==> flow/design.v <==
`timescale 1ns / 1ps
module div_iter (
  input div_clk,
  input resetn,
  input div,
  input div_signed,
  input [31:0] x,
  input [31:0] y,
  output [31:0]s,
  output [31:0] r,
  output reg complete
  );
  wire s_sign;
  wire r_sign;
  wire [31:0] x_abs;
  wire [31:0] y_abs;
  assign s_sign = div_signed ? (x[31] ^ y[31]) : 1'b0;
  assign r_sign = div_signed ? x[31] : 1'b0;
  assign x_abs  = div_signed ? (x[31] ? ~x + 32'd1 : x) : x;
  assign y_abs  = div_signed ? (y[31] ? ~y + 32'd1 : y) : y;
  wire [63:0] op_x_tmp;
  wire [32:0] op_x_high;
  wire        op_x_update;
  wire [32:0] sub_res;
  wire [31:0] r_tmp;
  wire [31:0] s_tmp1;
  reg  [63:0] op_x;
  reg  [32:0] op_y;
  reg  [5:0]  count;
  reg  [31:0] s_tmp;
  always @ ( posedge div_clk )
  begin
    if(!resetn)
    begin
      complete <= 1'b0;
      count    <= 6'd0;
      s_tmp    <= 32'd0;
    end
    else if(div&&!complete)
    begin
      if(count == 6'd0)
      begin
        op_x <= {32'd0,x_abs};
        op_y <= {1'b0,y_abs};
      end
      else if(op_x_update)
      begin
        op_x <= {sub_res,op_x_tmp[30:0]};
      end
      else if(!op_x_update)
        op_x <= op_x_tmp;
      count <= count == 6'd32 ? 6'd0 : count + 6'd1;
      complete <= count == 6'd32 ? 1'b1 : complete;
      s_tmp <= {s_tmp1[31:1],op_x_update};
    end
    else if(complete)
      complete <= 1'b0;
  end
assign s_tmp1 = (count == 6'd0) ? s_tmp : s_tmp << 1;
assign op_x_tmp = (count == 6'd0 || count == 6'd1) ? op_x : op_x << 1;
assign op_x_high = op_x_tmp[63:31];
assign sub_res = op_x_high + ~op_y + 1;
assign op_x_update = ~sub_res[32];
assign r_tmp = complete ? op_x[62:31] : 32'd0;
assign s = div_signed ? (s_sign ? ~s_tmp + 32'd1 : s_tmp) : s_tmp;
assign r = div_signed ? (r_sign ? ~r_tmp + 32'd1 : r_tmp) : r_tmp;
endmodule  
# Step by step through the tools: div_iter
# Module div_iter before and after one edit of its RTL, step after step.
# Lines under "orig" count in the file above, lines under "edited" in the edited file.
# "delta": "edited" minus "orig" as printed here. "change_rel_pct": 100 x difference / "orig".
# Operators: Yosys type, input widths -> output width; for muxes data width and select width s.
# Cell names lack the library's common part.
# Not given: -
[setup]
design = "div_iter"
clk_port = "div_clk"
library = "sky130hd"
corner = "tt_025C_1v80"

# The edit
# The edit as a unified diff against the file above.
# The edit is scripted, without regard to the design's behaviour, which it may alter; it was not made to optimise anything.
# begin of diff
@@ -7,5 +7,5 @@
   input [31:0] x,
   input [31:0] y,
-  output [31:0]s,
+  output [32:0]s,
   output [31:0] r,
   output reg complete
# end of diff

# After elaboration
# Source: Yosys, flattened and elaborated, memories not mapped. Widths are those after wreduce. Registers that Yosys merges into a memory's read port (data or address) are not register bits. Print and check cells do not count. Equal cells are merged and count once.
[bits]
columns = ["element", "orig", "edited", "delta", "change_rel_pct"]
rows = [
  ["elab_cells", 51, 51, 0, 0.00],
  ["ff_bits", 135, 135, 0, 0.00],
  ["in_bits", 68, 68, 0, 0.00],
]
[classes]
columns = ["element", "orig", "edited", "delta", "change_rel_pct"]
rows = [
  ["muxes", 17, 17, 0, 0.00],
  ["n_eq", 3, 3, 0, 0.00],
  ["reduce_and_logical", 8, 8, 0, 0.00],
  ["logic", 8, 8, 0, 0.00],
  ["n_addsub", 7, 7, 0, 0.00],
]
[op_table]
columns = ["op", "orig", "edited", "delta", "change_rel_pct"]
rows = [
  ["$mux 32", 10, 8, -2, -20.00],
  ["$mux 33", 0, 2, 2, "-"],
  ["$add 32x1->32 const B", 4, 3, -1, -25.00],
  ["$not 32->32", 4, 3, -1, -25.00],
  ["$add 33x1->33 const B", 1, 2, 1, 100.00],
  ["$not 32->33", 1, 2, 1, 100.00],
]
# Operator kinds equal on both sides are left out: 18.

# Logic depth
# Yosys ltp: most cells in a row. Word level: on the elaborated netlist, between registers, memories and ports. Mapped: between sequential cells and ports; inverters and the memories' decode and read muxes count.
[logic_depth]
columns = ["element", "orig", "edited", "delta", "change_rel_pct"]
rows = [
  ["depth_word", 7, 7, 0, 0.00],
  ["abc_area", "0", "0", "-", "-"],
  ["mapped_depth", 20, 18, -2, -10.00],
]

# Synthesis result
# Yosys stat after the flow's synthesis: flattened, memories mapped to cells. It holds for the ABC_AREA given above (unset counts as 0); a run with the other value may have another netlist.
[mapped]
columns = ["element", "orig", "edited", "delta", "change_rel_pct"]
rows = [
  ["yosys_area_um2", 10334.9, 10343.7, 8.8, 0.09],
  ["cell_count", 1236, 1226, -10, -0.81],
  ["ffs", 135, 135, 0, 0.00],
]
[types]
columns = ["cell", "orig", "edited", "delta", "change_rel_pct"]
rows = [
  ["nor2_1", 115, 131, 16, 13.91],
  ["mux2i_1", 16, 31, 15, 93.75],
  ["nand2_1", 173, 163, -10, -5.78],
  ["a21oi_1", 103, 93, -10, -9.71],
  ["clkbuf_1", 54, 45, -9, -16.67],
  ["o31ai_1", 25, 16, -9, -36.00],
  ["nor3_1", 20, 28, 8, 40.00],
  ["a21boi_0", 32, 37, 5, 15.62],
  ["a21o_1", 7, 2, -5, -71.43],
  ["o21ai_0", 78, 82, 4, 5.13],
  ["a31oi_1", 14, 10, -4, -28.57],
  ["o41ai_1", 14, 10, -4, -28.57],
  ["nor2b_1", 6, 10, 4, 66.67],
  ["o21ai_1", 6, 2, -4, -66.67],
  ["inv_1", 55, 58, 3, 5.45],
  ["nand4_1", 9, 6, -3, -33.33],
  ["and3_1", 8, 5, -3, -37.50],
  ["or4_1", 7, 4, -3, -42.86],
]
# Cell types equal on both sides are left out: 11.
# The list need not be complete.

# Path before layout
# Source: OpenSTA report_checks on the synthesized netlist (no wires, ideal clock, input and output delay 20% of the period each), path of least setup slack; recovery checks are left aside. Register names are those of the netlist, which keeps one name where synthesis merged equal registers.
[synth_path]
columns = ["element", "orig", "edited", "delta", "change_rel_pct"]
rows = [
  ["path_type", "reg2reg", "reg2reg", "-", "-"],
  ["startpoint", "register count[0]", "register count[0]", "-", "-"],
  ["endpoint", "register op_x[40]", "register op_x[61]", "-", "-"],
  ["driving_pins", 19, 16, -3, -15.79],
  ["n_path_buf", 4, 2, -2, -50.00],
  ["t_arrival_ns", 4.297, 4.144, -0.153, -3.56],
  ["delay_ns", 4.563, 4.398, -0.165, -3.62],
  ["slack_ns", 0.437, 0.601, 0.164, "-"],
  ["launch_ns", 0.000, 0.000, 0.000, "-"],
  ["required_time_ns", 4.734, 4.746, 0.012, 0.25],
  ["setup_ns", 0.266, 0.254, -0.012, "-"],
  ["period_ns", 5.0, 5.0, 0.0, 0.00],
  ["period_less_setup_slack_ns", 4.563, 4.399, -0.164, -3.59],
]
# "delay_ns" is the arrival time less input delay plus setup time.
# "driving_pins" counts driving pins, that of a launching flip-flop among them; a cell with two outputs on the path counts twice.
# "period_less_setup_slack_ns" is the clock period less the worst setup slack; recovery checks do not enter. This is arithmetic on one report: input and output delays are still those of the set period (20% each).
# Between the ends stands the longest chain of elaborated cells between them, by number of cells; it is not shown to be the way that was timed. Of several equally long chains one is given.
# A line is the first line of the expression or statement that the cell stems from. Yosys adds cells for indexed reads and writes and turns some case tables into memories.
# At most two assigning lines are given for a register; there are more.
[synth_between_orig]
cell_sequence = "dfxtp_1 > inv_1 > ha_1 > nand3b_1 > and2_1 > buf_2 > clkbuf_1 > mux2_2 > ha_1 > clkbuf_1 > nand2_1 > or4_1 > a211oi_1 > o21ai_1 > mux2i_4 > nor2_2 > buf_2 > mux2i_1 > nor2_1"
elab_chain_len = 6
cells_between = 7
cone_classes = "add/sub: 2; eq/ne: 1; mux: 2; reduce/logical: 2"
[synth_rtl_orig]
columns = ["element", "line_no", "source"]
rows = [
  ["start: declaration", 29, "reg  [5:0]  count;"],
  ["start: assignment", 36, "count    <= 6'd0;"],
  ["start: assignment", 52, "count <= count == 6'd32 ? 6'd0 : count + 6'd1;"],
  ["$logic_not 6->1", 60, "assign op_x_tmp = (count == 6'd0 || count == 6'd1) ? op_x : op_x << 1;"],
  ["$logic_or 1x1->1", 60, ""],
  ["$mux 64", 60, ""],
  ["$add 33x33->33", 62, "assign sub_res = op_x_high + ~op_y + 1;"],
  ["$add 33x1->33", 62, ""],
  ["$mux 63", 46, "else if(op_x_update)"],
  ["end: assignment", 43, "op_x <= {32'd0,x_abs};"],
  ["end: assignment", 48, "op_x <= {sub_res,op_x_tmp[30:0]};"],
  ["end: declaration", 27, "reg  [63:0] op_x;"],
]
[synth_between_edited]
cell_sequence = "dfxtp_1 > inv_1 > ha_1 > o21ai_0 > clkbuf_1 > clkbuf_1 > mux2_2 > ha_1 > a21oi_1 > o21a_1 > o31a_1 > nor2_1 > or4_1 > a311o_1 > and4_1 > o21a_1"
elab_chain_len = 6
cells_between = 7
cone_classes = "add/sub: 2; eq/ne: 1; mux: 2; reduce/logical: 2"
[synth_rtl_edited]
columns = ["element", "line_no", "source"]
rows = [
  ["start: declaration", 29, "reg  [5:0]  count;"],
  ["start: assignment", 36, "count    <= 6'd0;"],
  ["start: assignment", 52, "count <= count == 6'd32 ? 6'd0 : count + 6'd1;"],
  ["$logic_not 6->1", 60, "assign op_x_tmp = (count == 6'd0 || count == 6'd1) ? op_x : op_x << 1;"],
  ["$logic_or 1x1->1", 60, ""],
  ["$mux 64", 60, ""],
  ["$add 33x33->33", 62, "assign sub_res = op_x_high + ~op_y + 1;"],
  ["$add 33x1->33", 62, ""],
  ["$mux 63", 46, "else if(op_x_update)"],
  ["end: assignment", 43, "op_x <= {32'd0,x_abs};"],
  ["end: assignment", 48, "op_x <= {sub_res,op_x_tmp[30:0]};"],
  ["end: declaration", 27, "reg  [63:0] op_x;"],
]

# Timing after layout
# Path of least setup slack in the final report of the runs of set A (OpenROAD, finished layout, wires in). Where an end is a register, its clock arrival counts in the times.
[layout_path]
columns = ["element", "orig", "edited", "delta", "change_rel_pct"]
rows = [
  ["path_type", "reg2reg", "reg2out", "-", "-"],
  ["startpoint", "register count[0]", "register s_tmp[6]", "-", "-"],
  ["endpoint", "register op_x[31]", "output port s[29]", "-", "-"],
  ["slack_ns", 0.24, 0.24, 0.00, "-"],
  ["launch_ns", 0.42, 0.42, 0.00, 0.00],
  ["output_delay_ns", "-", 0.94, "-", "-"],
  ["t_arrival_ns", 4.76, 3.54, -1.22, -25.63],
  ["n_path_buf", 1, 1, 0, 0.00],
  ["required_time_ns", 5.00, 3.78, -1.22, -24.40],
  ["setup_ns", 0.14, "-", "-", "-"],
  ["driving_pins", 17, 10, -7, -41.18],
  ["period_ns", 4.72, 4.72, 0.00, 0.00],
]
# Between the ends stands the longest chain of elaborated cells between them, by number of cells; it is not shown to be the way that was timed. Of several equally long chains one is given.
# At most two assigning lines are given for a register; there are more.
[layout_between_orig]
cell_sequence = "dfxtp_1 > inv_1 > ha_1 > nand3b_1 > and2_4 > buf_4 > mux2_2 > ha_1 > a21oi_1 > nand2_1 > o211ai_1 > a211oi_2 > o21ai_1 > mux2i_4 > or2_2 > mux2_1 > a21oi_1"
elab_chain_len = 7
cells_between = 8
cone_classes = "add/sub: 2; eq/ne: 1; mux: 3; reduce/logical: 2"
[layout_rtl_orig]
columns = ["element", "line_no", "source"]
rows = [
  ["start: declaration", 29, "reg  [5:0]  count;"],
  ["start: assignment", 36, "count    <= 6'd0;"],
  ["start: assignment", 52, "count <= count == 6'd32 ? 6'd0 : count + 6'd1;"],
  ["$logic_not 6->1", 60, "assign op_x_tmp = (count == 6'd0 || count == 6'd1) ? op_x : op_x << 1;"],
  ["$logic_or 1x1->1", 60, ""],
  ["$mux 64", 60, ""],
  ["$add 33x33->33", 62, "assign sub_res = op_x_high + ~op_y + 1;"],
  ["$add 33x1->33", 62, ""],
  ["$mux 63", 46, "else if(op_x_update)"],
  ["$mux 32", 41, "if(count == 6'd0)"],
  ["end: assignment", 43, "op_x <= {32'd0,x_abs};"],
  ["end: assignment", 48, "op_x <= {sub_res,op_x_tmp[30:0]};"],
  ["end: declaration", 27, "reg  [63:0] op_x;"],
]
[layout_between_edited]
cell_sequence = "dfxtp_1 > or4_4 > or4_4 > nor3_2 > nand2_1 > nor4_4 > nand2_1 > o21ai_1 > xnor2_1 > clkdlybuf4s50_1"
elab_chain_len = 4
cells_between = 4
cone_lines = 1
cone_classes = "add/sub: 1; mux: 2; logic: 1"
[layout_rtl_edited]
columns = ["element", "line_no", "source"]
rows = [
  ["start: declaration", 30, "reg  [31:0] s_tmp;"],
  ["start: assignment", 37, "s_tmp    <= 32'd0;"],
  ["start: assignment", 54, "s_tmp <= {s_tmp1[31:1],op_x_update};"],
  ["$not 32->33", 65, "assign s = div_signed ? (s_sign ? ~s_tmp + 32'd1 : s_tmp) : s_tmp;"],
  ["$add 33x1->33", 65, ""],
  ["$mux 33 (2 in a row)", 65, ""],
  ["end: declaration", 9, "output [32:0]s,"],
]

# Flow runs
# Both versions went through the flow (Yosys, OpenROAD) with the same settings in each pair. Constraints: input delay and output delay 20% of the set period each, output load 0.01 pF.
[settings_set_A]
CORE_UTILIZATION = 40
period_ns = 4.72
CAP_MARGIN = 20
CORE_MARGIN = 2
SLEW_MARGIN = 20
[results_set_A]
columns = ["element", "orig", "edited", "delta", "change_rel_pct"]
rows = [
  ["yosys.chip_area_um2", 10334.9, 10343.7, 8.8, 0.09],
  ["hold_ws_ns", 0.494, 0.484, -0.010, "-"],
  ["ws_setup_ns", 0.236, 0.240, 0.004, "-"],
  ["finalCellArea_um2", 12722.2, 12655.9, -66.3, -0.52],
  ["die_footprint_um2", 27139.3, 27160.7, 21.4, 0.08],
  ["achievedPeriod_ns", 4.484, 4.480, -0.004, -0.09],
  ["fin_tns_ns", 0.000, 0.000, 0.000, "-"],
]
[settings_set_B]
ABC_AREA = 1
CELL_PAD_IN_SITES_GLOBAL_PLACEMENT = 0
CORE_ASPECT_RATIO = 1.23
CORE_UTILIZATION = 38
CTS_CLUSTER_SIZE = 80
GPL_ROUTABILITY_DRIVEN = 0
GPL_TIMING_DRIVEN = 0
HOLD_SLACK_MARGIN = 0.13
PLACE_DENSITY = 0.4
SETUP_SLACK_MARGIN = 0.56
TNS_END_PERCENT = 40
period_ns = 4.04
CAP_MARGIN = 20
CORE_MARGIN = 2
SLEW_MARGIN = 20
[results_set_B]
columns = ["element", "orig", "edited", "delta", "change_rel_pct"]
rows = [
  ["yosys.chip_area_um2", 11673.7, 11444.7, -229.0, -1.96],
  ["hold_ws_ns", 0.474, 0.521, 0.047, "-"],
  ["ws_setup_ns", 0.511, 0.551, 0.040, "-"],
  ["finalCellArea_um2", 15683.8, 15658.8, -25.0, -0.16],
  ["die_footprint_um2", 32145.3, 31529.5, -615.8, -1.92],
  ["achievedPeriod_ns", 3.529, 3.489, -0.040, -1.13],
  ["fin_tns_ns", 0.000, 0.000, 0.000, "-"],
]
# By "achievedPeriod_ns" is meant the clock period of the run minus its worst setup slack. This is arithmetic on one report: input and output delays are still those of the set period (20% each).
